==> flow/design.v <==
module DCT_Component (
    input clk,
    input reset,
    input [3:0] address,
    input signed [31:0] writedata,
    input write,
    input read,
    input chipselect,
    output reg signed [31:0] readdata
);
    parameter signed [31:0] c1 = 1420;
    parameter signed [31:0] c2 = 1338;
    parameter signed [31:0] c3 = 1204;
    parameter signed [31:0] c5 = 805;
    parameter signed [31:0] c6 = 554;
    parameter signed [31:0] c7 = 283;
    parameter s1 = 3;
    parameter s2 = 10;
    parameter s3 = 13; 
    reg signed [31:0] data1, data2, data3, data4, data5, data6, data7, data8;
    wire signed [31:0] result1, result2, result3, result4, result5, result6, result7, result8;
    wire signed [31:0] result1_, result2_, result3_, result4_, result5_, result6_, result7_, result8_;
    wire signed [31:0] x0, x1, x2, x3, x4, x5, x6, x7, x8;
    wire signed [31:0] x5_out, x8_out, x7_out;
    DCT_Stage1 stage1(
        .data1(data1), .data2(data2), .data3(data3), .data4(data4),
        .data5(data5), .data6(data6), .data7(data7), .data8(data8),
        .x0(x0), .x1(x1), .x2(x2), .x3(x3), .x5(x5), .x6(x6), .x7(x7), .x8(x8)
    );
    DCT_Stage2 stage2(
        .x8(x8), .x5(x5), .x7(x7), .x6(x6),
        .x4(x4), .x5_out(x5_out), .x8_out(x8_out), .x7_out(x7_out)
    );
    DCT_Stage3 stage3(
        .x4(x4), .x5_out(x5_out),
        .result1(result1), .result5(result5)
    );
    DCT_Stage3Col stage3col(
        .x4(x4), .x5_out(x5_out),
        .result1_(result1_), .result5_(result5_)
    );
    DCT_Stage4 stage4(
        .x0(x0), .x1(x1), .x2(x2), .x3(x3), .x8_out(x8_out), .x7_out(x7_out),
        .result3(result3), .result7(result7), .result8(result8), .result6(result6), .result4(result4), .result2(result2)
    );
    DCT_Stage4Col stage4col(
        .x0(x0), .x1(x1), .x2(x2), .x3(x3), .x8_out(x8_out), .x7_out(x7_out),
        .result3_(result3_), .result7_(result7_), .result8_(result8_), .result6_(result6_), .result4_(result4_), .result2_(result2_)
    );
    always @(posedge clk or posedge reset) begin
        if (reset) begin
            data1 <= 0;
            data2 <= 0;
            data3 <= 0;
            data4 <= 0;
            data5 <= 0;
            data6 <= 0;
            data7 <= 0;
            data8 <= 0;
            readdata <= 0;
        end else begin
            if (write && chipselect) begin
                case (address)
                    4'b0000: data1 <= writedata;
                    4'b0001: data2 <= writedata;
                    4'b0010: data3 <= writedata;
                    4'b0011: data4 <= writedata;
                    4'b0100: data5 <= writedata;
                    4'b0101: data6 <= writedata;
                    4'b0110: data7 <= writedata;
                    4'b0111: data8 <= writedata;
                endcase
            end
            if (read && chipselect) begin
                case (address)
                    4'b0000: readdata <= result1;
                    4'b0001: readdata <= result2;
                    4'b0010: readdata <= result3;
                    4'b0011: readdata <= result4;
                    4'b0100: readdata <= result5;
                    4'b0101: readdata <= result6;
                    4'b0110: readdata <= result7;
                    4'b0111: readdata <= result8;
                    4'b1000: readdata <= result1_;
                    4'b1001: readdata <= result2_;
                    4'b1010: readdata <= result3_;
                    4'b1011: readdata <= result4_;
                    4'b1100: readdata <= result5_;
                    4'b1101: readdata <= result6_;
                    4'b1110: readdata <= result7_;
                    4'b1111: readdata <= result8_;
                endcase
            end
        end
    end
defparam stage4.c1 = c1;
defparam stage4.c2 = c2;
defparam stage4.c3 = c3;
defparam stage4.c5 = c5;
defparam stage4.c6 = c6;
defparam stage4.c7 = c7;
defparam stage4.s1 = s1;
defparam stage4.s2 = s2;
defparam stage4.s3 = s3;
defparam stage4col.c1 = c1;
defparam stage4col.c2 = c2;
defparam stage4col.c3 = c3;
defparam stage4col.c5 = c5;
defparam stage4col.c6 = c6;
defparam stage4col.c7 = c7;
defparam stage4col.s1 = s1;
defparam stage4col.s2 = s2;
defparam stage4col.s3 = s3;
defparam stage3col.s1 = s1;
defparam stage3col.s2 = s2;
defparam stage3col.s3 = s3;
endmodule
module DCT_Stage1(
    input signed [31:0] data1, data2, data3, data4, data5, data6, data7, data8,
    output reg signed [31:0] x0, x1, x2, x3, x5, x6, x7, x8
);
    always @(*) begin
        x8 = data1 + data8;
        x0 = data1 - data8;
        x7 = data2 + data7;
        x1 = data2 - data7;
        x6 = data3 + data6;
        x2 = data3 - data6;
        x5 = data4 + data5;
        x3 = data4 - data5;
    end
endmodule
module DCT_Stage2(
    input signed [31:0] x8, x5, x7, x6,
    output reg signed [31:0] x4, x5_out, x8_out, x7_out
);
    always @(*) begin
        x4 = x8 + x5;
        x8_out = x8 - x5;
        x5_out = x7 + x6;
        x7_out = x7 - x6;
    end
endmodule
module DCT_Stage3(
    input signed [31:0] x4, x5_out,
    output reg signed [31:0] result1, result5
);
    always @(*) begin
        result1 = x4 + x5_out;
        result5 = x4 - x5_out;
    end
endmodule
module DCT_Stage3Col(
    input signed [31:0] x4, x5_out,
    output reg signed [31:0] result1_, result5_
);
    parameter s1 = 3;
    parameter s2 = 10;
    parameter s3 = 13; 
    always @(*) begin
        result1_ = (x4 + x5_out) >>> s1;
        result5_ = (x4 - x5_out) >>> s1;
    end
endmodule
module DCT_Stage4(
    input signed [31:0] x0, x1, x2, x3, x8_out, x7_out,
    output reg signed [31:0] result3, result7, result8, result6, result4, result2
);
    parameter signed [31:0] c1 = 1420;
    parameter signed [31:0] c2 = 1338;
    parameter signed [31:0] c3 = 1204;
    parameter signed [31:0] c5 = 805;
    parameter signed [31:0] c6 = 554;
    parameter signed [31:0] c7 = 283;
    parameter s1 = 3;
    parameter s2 = 10;
    parameter s3 = 13; 
    always @(*) begin
        result3 = (x8_out * c2 + x7_out * c6) >>> s2;
        result7 = (x8_out * c6 - x7_out * c2) >>> s2;
        result8 = (x0 * c7 - x1 * c5 + x2 * c3 - x3 * c1) >>> s2;
        result6 = (x0 * c5 - x1 * c1 + x2 * c7 + x3 * c3) >>> s2;
        result4 = (x0 * c3 - x1 * c7 - x2 * c1 - x3 * c5) >>> s2;
        result2 = (x0 * c1 + x1 * c3 + x2 * c5 + x3 * c7) >>> s2;
    end
endmodule
module DCT_Stage4Col(
    input signed [31:0] x0, x1, x2, x3, x8_out, x7_out,
    output reg signed [31:0] result3_, result7_, result8_, result6_, result4_, result2_
);
    parameter signed [31:0] c1 = 1420;
    parameter signed [31:0] c2 = 1338;
    parameter signed [31:0] c3 = 1204;
    parameter signed [31:0] c5 = 805;
    parameter signed [31:0] c6 = 554;
    parameter signed [31:0] c7 = 283;
    parameter s1 = 3;
    parameter s2 = 10;
    parameter s3 = 13; 
    always @(*) begin
        result3_ = (x8_out * c2 + x7_out * c6) >>> s3;
        result7_ = (x8_out * c6 - x7_out * c2) >>> s3;
        result8_ = (x0 * c7 - x1 * c5 + x2 * c3 - x3 * c1) >>> s3;
        result6_ = (x0 * c5 - x1 * c1 + x2 * c7 + x3 * c3) >>> s3;
        result4_ = (x0 * c3 - x1 * c7 - x2 * c1 - x3 * c5) >>> s3;
        result2_ = (x0 * c1 + x1 * c3 + x2 * c5 + x3 * c7) >>> s3;
    end
endmodule
module DCT_Custom_Instruction(clk,
                              reset,
                              dataa,
                              n,
                              clk_en,
                              start,
							                done,
                              result);
parameter c1 = 1420;
parameter c2 = 1338;
parameter c3 = 1204;
parameter c5 = 805;
parameter c6 = 554;
parameter c7 = 283;
parameter s1 = 3;
parameter s2 = 10;
parameter s3 = 13;   
  input clk;
  input reset;
  input signed [31:0] dataa;  
  input [4:0] n;
  input clk_en;
  input start;
  output done;
  output signed [31:0] result;
  wire [3:0] address;
  wire write;
  wire read;
  reg done_delay;
  assign write = (n<8);
  assign read = (n>7);
 assign address = (n == 1) ? 4'b0001 :
                   (n == 2) ? 4'b0010 :
                   (n == 3) ? 4'b0011 :
                   (n == 4) ? 4'b0100 :
                   (n == 5) ? 4'b0101 :
                   (n == 6) ? 4'b0110 :
                   (n == 7) ? 4'b0111 :
                   (n == 8) ? 4'b0000 :
                   (n == 9) ? 4'b0001 :
                   (n == 10) ? 4'b0010 :
                   (n == 11) ? 4'b0011 :
                   (n == 12) ? 4'b0100 :
                   (n == 13) ? 4'b0101 :
                   (n == 14) ? 4'b0110 :
                   (n == 15) ? 4'b0111 :
                   (n == 16) ? 4'b1000 :
                   (n == 17) ? 4'b1001 :
                   (n == 18) ? 4'b1010 :
                   (n == 19) ? 4'b1011 :
                   (n == 20) ? 4'b1100 :
                   (n == 21) ? 4'b1101 :
                   (n == 22) ? 4'b1110 :
                   (n == 23) ? 4'b1111 : 4'b0000;
  assign done = (n>7)? done_delay : start;
  always @ (posedge clk or posedge reset)
  begin
  if (reset)
		done_delay <= 0;
  else
		done_delay <= start & read;
  end
  DCT_Component wrapper_wiring(.clk(clk),
                               .reset(reset),
                               .address(address),
                               .writedata(dataa),
                               .write(write & start),
                               .read(read),
                               .chipselect(clk_en),
                               .readdata(result));
defparam wrapper_wiring.c1 = c1;
defparam wrapper_wiring.c2 = c2;
defparam wrapper_wiring.c3 = c3;
defparam wrapper_wiring.c5 = c5;
defparam wrapper_wiring.c6 = c6;
defparam wrapper_wiring.c7 = c7;
defparam wrapper_wiring.s1 = s1;
defparam wrapper_wiring.s2 = s2;
defparam wrapper_wiring.s3 = s3;
endmodule
-- From RTL to reports: DCT_Custom_Instruction
Module DCT_Custom_Instruction before and after one edit of its RTL, step after step.
Lines under "original" count in the file above, lines under "edited" in the edited file.
"difference": "edited" minus "original" as printed here. "relative change": 100 x difference / "original".
Cell names lack the library's common part.
The mark n/a stands for no value.
- design top: DCT_Custom_Instruction
- clock: clk
- cell library: sky130hd
- library corner: tt_025C_1v80

-- Diff
Unified diff, file above to edited file.
The edit is scripted: it alters the design's behaviour and was not made to optimise anything.
begin of diff
@@ -262,11 +262,5 @@
                    (n == 23) ? 4'b1111 : 4'b0000;
   assign done = (n>7)? done_delay : start;
-  always @ (posedge clk or posedge reset)
-  begin
-  if (reset)
-		done_delay <= 0;
-  else
-		done_delay <= start & read;
-  end
+  always @(*) done_delay = start & read;
   DCT_Component wrapper_wiring(.clk(clk),
                                .reset(reset),
end of diff

-- Word-level counts
Counts by Yosys on the flattened word-level netlist (proc, flatten, opt, wreduce; memories kept). Register bits leave out memories and registers merged into their read ports (data or address). Print and check cells are left out. Cells with the same type and inputs are merged into one.
- operators by class (element ; original ; edited ; difference ; relative change (%)):
    multipliers ; 20 ; 20 ; 0 ; 0.00
    bitwise gates (word level) ; 2 ; 2 ; 0 ; 0.00
    eq/ne operators ; 38 ; 38 ; 0 ; 0.00
    order comparisons ; 2 ; 2 ; 0 ; 0.00
    add/sub/neg operators ; 28 ; 28 ; 0 ; 0.00
    mux-type cells ; 25 ; 25 ; 0 ; 0.00
    reduce/logical cells ; 11 ; 11 ; 0 ; 0.00
Operator kinds equal on both sides are left out: 25.
- word-level totals (element ; original ; edited ; difference ; relative change (%)):
    register bits after elaboration ; 289 ; 288 ; -1 ; -0.35
    input bits ; 41 ; 41 ; 0 ; 0.00

-- Depth
Depth = most cells in a row (Yosys ltp): at word level without a register or memory, in the mapped netlist without a sequential cell, where the memories' decode and read muxes count.
- depth (element ; original ; edited ; difference ; relative change (%)):
    depth after elaboration ; 26 ; 26 ; 0 ; 0.00
    ABC_AREA ; 0 ; 0 ; n/a ; n/a
    gate-level depth with buffers ; 59 ; 60 ; +1 ; +1.69

-- Mapped cells and area
Yosys stat after the flow's synthesis: flattened, memories mapped to cells. It holds for the ABC_AREA given above (unset counts as 0); a run with the other value may have another netlist.
- cells by type (cell ; original ; edited ; difference ; relative change (%)):
    nor2_1 ; 666 ; 599 ; -67 ; -10.06
    nand3_1 ; 135 ; 103 ; -32 ; -23.70
    o21ai_0 ; 346 ; 377 ; +31 ; +8.96
    and3_1 ; 54 ; 27 ; -27 ; -50.00
    a21oi_1 ; 597 ; 618 ; +21 ; +3.52
    inv_1 ; 3094 ; 3075 ; -19 ; -0.61
    xor2_1 ; 229 ; 248 ; +19 ; +8.30
    a21o_1 ; 157 ; 175 ; +18 ; +11.46
    o31a_1 ; 28 ; 12 ; -16 ; -57.14
    nor2b_1 ; 115 ; 102 ; -13 ; -11.30
    o211ai_1 ; 47 ; 34 ; -13 ; -27.66
    and2_1 ; 30 ; 43 ; +13 ; +43.33
    xnor2_1 ; 703 ; 691 ; -12 ; -1.71
    o21a_1 ; 86 ; 98 ; +12 ; +13.95
    a22oi_1 ; 17 ; 27 ; +10 ; +58.82
    a2111o_1 ; 10 ; 1 ; -9 ; -90.00
    o21ba_2 ; 7 ; 16 ; +9 ; +128.57
    a2111oi_0 ; 15 ; 7 ; -8 ; -53.33
Cell types equal on both sides are left out: 9.
The list need not be complete.
- synthesis totals (element ; original ; edited ; difference ; relative change (%)):
    cell count ; 12636 ; 12554 ; -82 ; -0.65
    buffers ; 190 ; 188 ; -2 ; -1.05
    mapped area (mm²) ; 0.1176491 ; 0.1172099 ; -0.0004392 ; -0.37
    sequential area (mm²) ; 0.0072319 ; 0.0072069 ; -0.0000250 ; -0.35
    flip-flop cells ; 289 ; 288 ; -1 ; -0.35
The figures by module come from a second, unflattened synthesis with its own total; it is not the netlist above.
- unflattened totals (element ; original ; edited ; difference ; relative change (%)):
    cell total of the unflattened synthesis ; 22252 ; 22144 ; -108 ; -0.49
    area total of the unflattened synthesis (mm²) ; 0.2103793 ; 0.2097562 ; -0.0006231 ; -0.30
Each row is one instance without its submodules.
- modules, original (module ; sequential area (mm²) ; area (mm²) ; cells ; times used):
    DCT_Stage4 ; 0 ; 0.0840982 ; 8426 ; 1
    DCT_Stage4Col ; 0 ; 0.0840619 ; 8446 ; 1
    DCT_Component ; 0.0072069 ; 0.01431 ; 1185 ; 1
    DCT_Stage1 ; 0 ; 0.0135542 ; 2045 ; 1
    DCT_Stage2 ; 0 ; 0.0069079 ; 1046 ; 1
    DCT_Stage3 ; 0 ; 0.0039075 ; 576 ; 1
    DCT_Stage3Col ; 0 ; 0.0034383 ; 516 ; 1
    DCT_Custom_Instruction ; 0.000025 ; 0.0001013 ; 12 ; 1
- modules, edited (module ; sequential area (mm²) ; area (mm²) ; cells ; times used):
    DCT_Stage4 ; 0 ; 0.0840982 ; 8426 ; 1
    DCT_Stage4Col ; 0 ; 0.0840619 ; 8446 ; 1
    DCT_Component ; 0.0072069 ; 0.01431 ; 1185 ; 1
    DCT_Stage1 ; 0 ; 0.0129862 ; 1942 ; 1
    DCT_Stage2 ; 0 ; 0.0069079 ; 1046 ; 1
    DCT_Stage3 ; 0 ; 0.0039075 ; 576 ; 1
    DCT_Stage3Col ; 0 ; 0.0034383 ; 516 ; 1
    DCT_Custom_Instruction ; 0 ; 0.0000463 ; 7 ; 1

-- Timing after synthesis
OpenSTA on the mapped netlist: ideal clock, no wires. The path of least setup slack (recovery checks aside). Input and output delay are each 20% of the period. Register names are those of the netlist, which keeps one name where synthesis merged equal registers.
- timing path post-synthesis (element ; original ; edited ; difference ; relative change (%)):
    path kind ; flip-flop to flip-flop ; flip-flop to flip-flop ; n/a ; n/a
    start point ; reg wrapper_wiring.data6[1] ; reg wrapper_wiring.data6[2] ; n/a ; n/a
    end point ; reg wrapper_wiring.readdata[29] ; reg wrapper_wiring.readdata[28] ; n/a ; n/a
    path delay (ps) ; 13206 ; 13689 ; +483 ; +3.66
    library setup time (ps) ; 124 ; 136 ; +12 ; n/a
    required time (ps) ; 15876 ; 15864 ; -12 ; -0.08
    clock period (ps) ; 16000 ; 16000 ; 0 ; 0.00
    driving pins on the path ; 55 ; 60 ; +5 ; +9.09
    slack (ps) ; 2793 ; 2311 ; -482 ; n/a
    arrival (ps) ; 13082 ; 13553 ; +471 ; +3.60
    period reached after synthesis (ps) ; 13207 ; 13689 ; +482 ; +3.65
"path delay" is the arrival time less input delay plus setup time.
"driving pins on the path": output pins that drive a net of the path, with the launching flip-flop's if there is one; two outputs of one cell count as two.
"period reached after synthesis" is the clock period less the worst setup slack; recovery checks do not enter. This is arithmetic on one report: input and output delays are still those of the set period (20% each).
The rows between start and end are the longest chain of elaborated cells between them; the timing report does not say that the signal goes this way. Where chains are equally long, one stands for them.
Each line given opens the expression or statement behind the cell; cells for indexed reads and writes are added by Yosys, which also makes memories of some case tables.
A register here has more assigning lines than the two given.
Between the ends, post-synthesis, original:
- cell sequence: dfrtp_1 inv_1 ha_1 nor2b_1 o31a_1 o311a_1 nor2_1 o21bai_1 a21oi_1 xnor2_1 ha_1 ha_1 inv_1 fa_1 inv_1 fa_1 inv_1 fa_1 [... 19 more ...] inv_1 fa_1 fa_1 xnor2_1 xnor2_1 xnor2_1 xnor2_1 xnor2_1 xnor3_1 xnor3_1 xnor3_1 xnor2_1 xor2_1 a221o_1 a211o_1 nor4_4 o211a_1 a21oi_1
- length of the longest elaborated chain: 5
- elaborated cells between the ends (all ways) at 23
- ends and longest elaborated chain, post-synthesis, original (element ; line ; RTL):
    start: declaration ; 20 ; reg signed [31:0] data1, data2, data3, data4, data5, data6, data7, data8;
    start: assignment ; 57 ; data6 <= 0;
    start: assignment ; 69 ; 4'b0101: data6 <= writedata;
    subtractor 32 bit ; 128 ; x2 = data3 - data6;
    multiplier 32 x 10 -> 30 bit ; 181 ; result8 = (x0 * c7 - x1 * c5 + x2 * c3 - x3 * c1) >>> s2;
    adder 32 bit ; 181 ;
    subtractor 32 bit ; 181 ;
    case mux 32 bit (select 16 bit) ; 75 ; case (address)
    end: assignment ; 76 ; 4'b0000: readdata <= result1;
    end: assignment ; 77 ; 4'b0001: readdata <= result2;
    end: declaration ; 9 ; output reg signed [31:0] readdata
Between the ends, post-synthesis, edited:
- cell sequence: dfrtp_1 inv_1 ha_1 clkbuf_1 o21a_1 o31a_1 o21ai_0 nor2_1 nor2_1 o21bai_1 a211oi_1 a311oi_1 ha_1 ha_1 inv_1 fa_1 inv_1 fa_1 [... 24 more ...] xnor2_1 xnor2_1 xnor2_1 xnor2_1 xnor2_1 xnor3_1 xnor3_1 xnor2_1 xnor2_1 xnor2_1 xor2_1 o22ai_1 a211oi_1 nand3_1 or4b_1 buf_2 a211oi_4 a31oi_1
- length of the longest elaborated chain: 5
- elaborated cells between the ends (all ways) at 23
- ends and longest elaborated chain, post-synthesis, edited (element ; line ; RTL):
    start: declaration ; 20 ; reg signed [31:0] data1, data2, data3, data4, data5, data6, data7, data8;
    start: assignment ; 57 ; data6 <= 0;
    start: assignment ; 69 ; 4'b0101: data6 <= writedata;
    subtractor 32 bit ; 128 ; x2 = data3 - data6;
    multiplier 32 x 10 -> 30 bit ; 181 ; result8 = (x0 * c7 - x1 * c5 + x2 * c3 - x3 * c1) >>> s2;
    adder 32 bit ; 181 ;
    subtractor 32 bit ; 181 ;
    case mux 32 bit (select 16 bit) ; 75 ; case (address)
    end: assignment ; 76 ; 4'b0000: readdata <= result1;
    end: assignment ; 77 ; 4'b0001: readdata <= result2;
    end: declaration ; 9 ; output reg signed [31:0] readdata

-- Timing after layout
From the final timing report of the runs of pair A: the path of least setup slack in the routed layout; clock arrival at registers is part of the times.
The path's times are printed in steps of 10 ps; the period is the one set.
- timing path post-layout (element ; original ; edited ; difference ; relative change (%)):
    path kind ; flip-flop to flip-flop ; flip-flop to flip-flop ; n/a ; n/a
    start point ; reg wrapper_wiring.data6[2] ; reg wrapper_wiring.data1[0] ; n/a ; n/a
    end point ; reg wrapper_wiring.readdata[23] ; reg wrapper_wiring.readdata[28] ; n/a ; n/a
    clock period (ps) ; 16000 ; 16000 ; 0 ; 0.00
    arrival (ps) ; 15910 ; 16050 ; +140 ; +0.88
    slack (ps) ; 520 ; 480 ; -40 ; n/a
    required time (ps) ; 16430 ; 16530 ; +100 ; +0.61
    library setup time (ps) ; 150 ; 130 ; -20 ; n/a
    driving pins on the path ; 57 ; 56 ; -1 ; -1.75
The rows between start and end are the longest chain of elaborated cells between them; the timing report does not say that the signal goes this way. Where chains are equally long, one stands for them.
A register here has more assigning lines than the two given.
Between the ends, post-layout, original:
- cell sequence: dfrtp_1 inv_1 ha_1 nor2b_1 o31a_1 o31a_1 a21oi_1 nor2b_1 o21ai_0 a221o_1 clkinvlp_4 ha_1 ha_1 inv_1 fa_1 inv_1 fa_1 inv_1 [... 21 more ...] fa_1 fa_1 xnor2_1 xnor2_1 xnor2_1 xnor2_1 xnor2_2 xnor3_1 xnor3_1 xnor3_1 xnor2_1 xor2_1 a221o_1 a211o_1 nor4_4 buf_4 nor3b_1 o31ai_1
- length of the longest elaborated chain: 5
- elaborated cells between the ends (all ways) at 23
- ends and longest elaborated chain, post-layout, original (element ; line ; RTL):
    start: declaration ; 20 ; reg signed [31:0] data1, data2, data3, data4, data5, data6, data7, data8;
    start: assignment ; 57 ; data6 <= 0;
    start: assignment ; 69 ; 4'b0101: data6 <= writedata;
    subtractor 32 bit ; 128 ; x2 = data3 - data6;
    multiplier 32 x 10 -> 30 bit ; 181 ; result8 = (x0 * c7 - x1 * c5 + x2 * c3 - x3 * c1) >>> s2;
    adder 32 bit ; 181 ;
    subtractor 32 bit ; 181 ;
    case mux 32 bit (select 16 bit) ; 75 ; case (address)
    end: assignment ; 76 ; 4'b0000: readdata <= result1;
    end: assignment ; 77 ; 4'b0001: readdata <= result2;
    end: declaration ; 9 ; output reg signed [31:0] readdata
Between the ends, post-layout, edited:
- cell sequence: dfrtp_1 inv_1 ha_1 inv_1 fa_1 a211oi_1 o21ai_0 a31oi_2 nor2_1 nor2_1 nor2_1 nor2_1 xnor2_2 ha_1 fa_1 fa_1 inv_1 fa_1 [... 20 more ...] inv_1 fa_1 xnor2_1 xnor2_1 xnor2_1 xnor2_1 xnor2_1 xnor2_1 xnor3_1 xor3_1 xor3_1 xnor2_1 mux2i_1 nand2_1 nand4_1 or4b_1 a211oi_4 a31oi_1
- length of the longest elaborated chain: 6
- elaborated cells between the ends (all ways) at 27
- ends and longest elaborated chain, post-layout, edited (element ; line ; RTL):
    start: declaration ; 20 ; reg signed [31:0] data1, data2, data3, data4, data5, data6, data7, data8;
    start: assignment ; 52 ; data1 <= 0;
    start: assignment ; 64 ; 4'b0000: data1 <= writedata;
    subtractor 32 bit ; 124 ; x0 = data1 - data8;
    multiplier 32 x 10 -> 32 bit ; 181 ; result8 = (x0 * c7 - x1 * c5 + x2 * c3 - x3 * c1) >>> s2;
    subtractor 32 bit ; 181 ;
    adder 32 bit ; 181 ;
    subtractor 32 bit ; 181 ;
    case mux 32 bit (select 16 bit) ; 75 ; case (address)
    end: assignment ; 76 ; 4'b0000: readdata <= result1;
    end: assignment ; 77 ; 4'b0001: readdata <= result2;
    end: declaration ; 9 ; output reg signed [31:0] readdata

-- Layout results
Both versions went through the flow (Yosys, OpenROAD) with the same settings in each pair. Constraints: input delay and output delay 20% of the set period each, output load 0.01 pF.
Flow settings, pair A:
- CORE_UTILIZATION at 40
- period_ns: 16.0
- CAP_MARGIN at 20
- CORE_MARGIN at 2
- SLEW_MARGIN: 20
- final reports, pair A (element ; original ; edited ; difference ; relative change (%)):
    post-synthesis cell area (mm²) ; 0.1176491 ; 0.1172099 ; -0.0004392 ; -0.37
    setup slack of the worst path (ps) ; 523 ; 481 ; -42 ; n/a
    summed negative setup slack (ps) ; 0 ; 0 ; 0 ; n/a
    standard-cell area after layout (mm²) ; 0.126585 ; 0.126063 ; -0.000522 ; -0.41
    full die area (mm²) ; 0.298476 ; 0.297368 ; -0.001108 ; -0.37
    worst hold slack (ps) ; 482 ; 484 ; +2 ; n/a
    clock period reached (ps) ; 15477 ; 15519 ; +42 ; +0.27
    final utilization (%) ; 43.2 ; 43.3 ; +0.1 ; n/a
Flow settings, pair B:
- CAP_MARGIN at 15
- CELL_PAD_IN_SITES_DETAIL_PLACEMENT at 2
- CELL_PAD_IN_SITES_GLOBAL_PLACEMENT: 2
- CORE_UTILIZATION at 26
- noted CTS_CLUSTER_SIZE: 38
- MAX_ROUTING_LAYER: met5
- MIN_ROUTING_LAYER: met2
- PLACE_DENSITY_LB_ADDON at 0.13
- SETUP_SLACK_MARGIN: -0.68
- SLEW_MARGIN: 40
- period_ns: 10.9
- CORE_MARGIN at 2
- final reports, pair B (element ; original ; edited ; difference ; relative change (%)):
    post-synthesis cell area (mm²) ; 0.1176491 ; 0.1172099 ; -0.0004392 ; -0.37
    setup slack of the worst path (ps) ; -3346 ; -3653 ; -307 ; n/a
    summed negative setup slack (ps) ; -75919 ; -77355 ; -1436 ; n/a
    standard-cell area after layout (mm²) ; 0.161437 ; 0.162217 ; +0.000780 ; +0.48
    full die area (mm²) ; 0.457896 ; 0.456192 ; -0.001704 ; -0.37
    worst hold slack (ps) ; 486 ; 495 ; +9 ; n/a
    clock period reached (ps) ; 14246 ; 14553 ; +307 ; +2.15
    final utilization (%) ; 35.8 ; 36.1 ; +0.3 ; n/a
By "clock period reached" is meant the clock period of the run minus its worst setup slack. This is arithmetic on one report: input and output delays are still those of the set period (20% each).
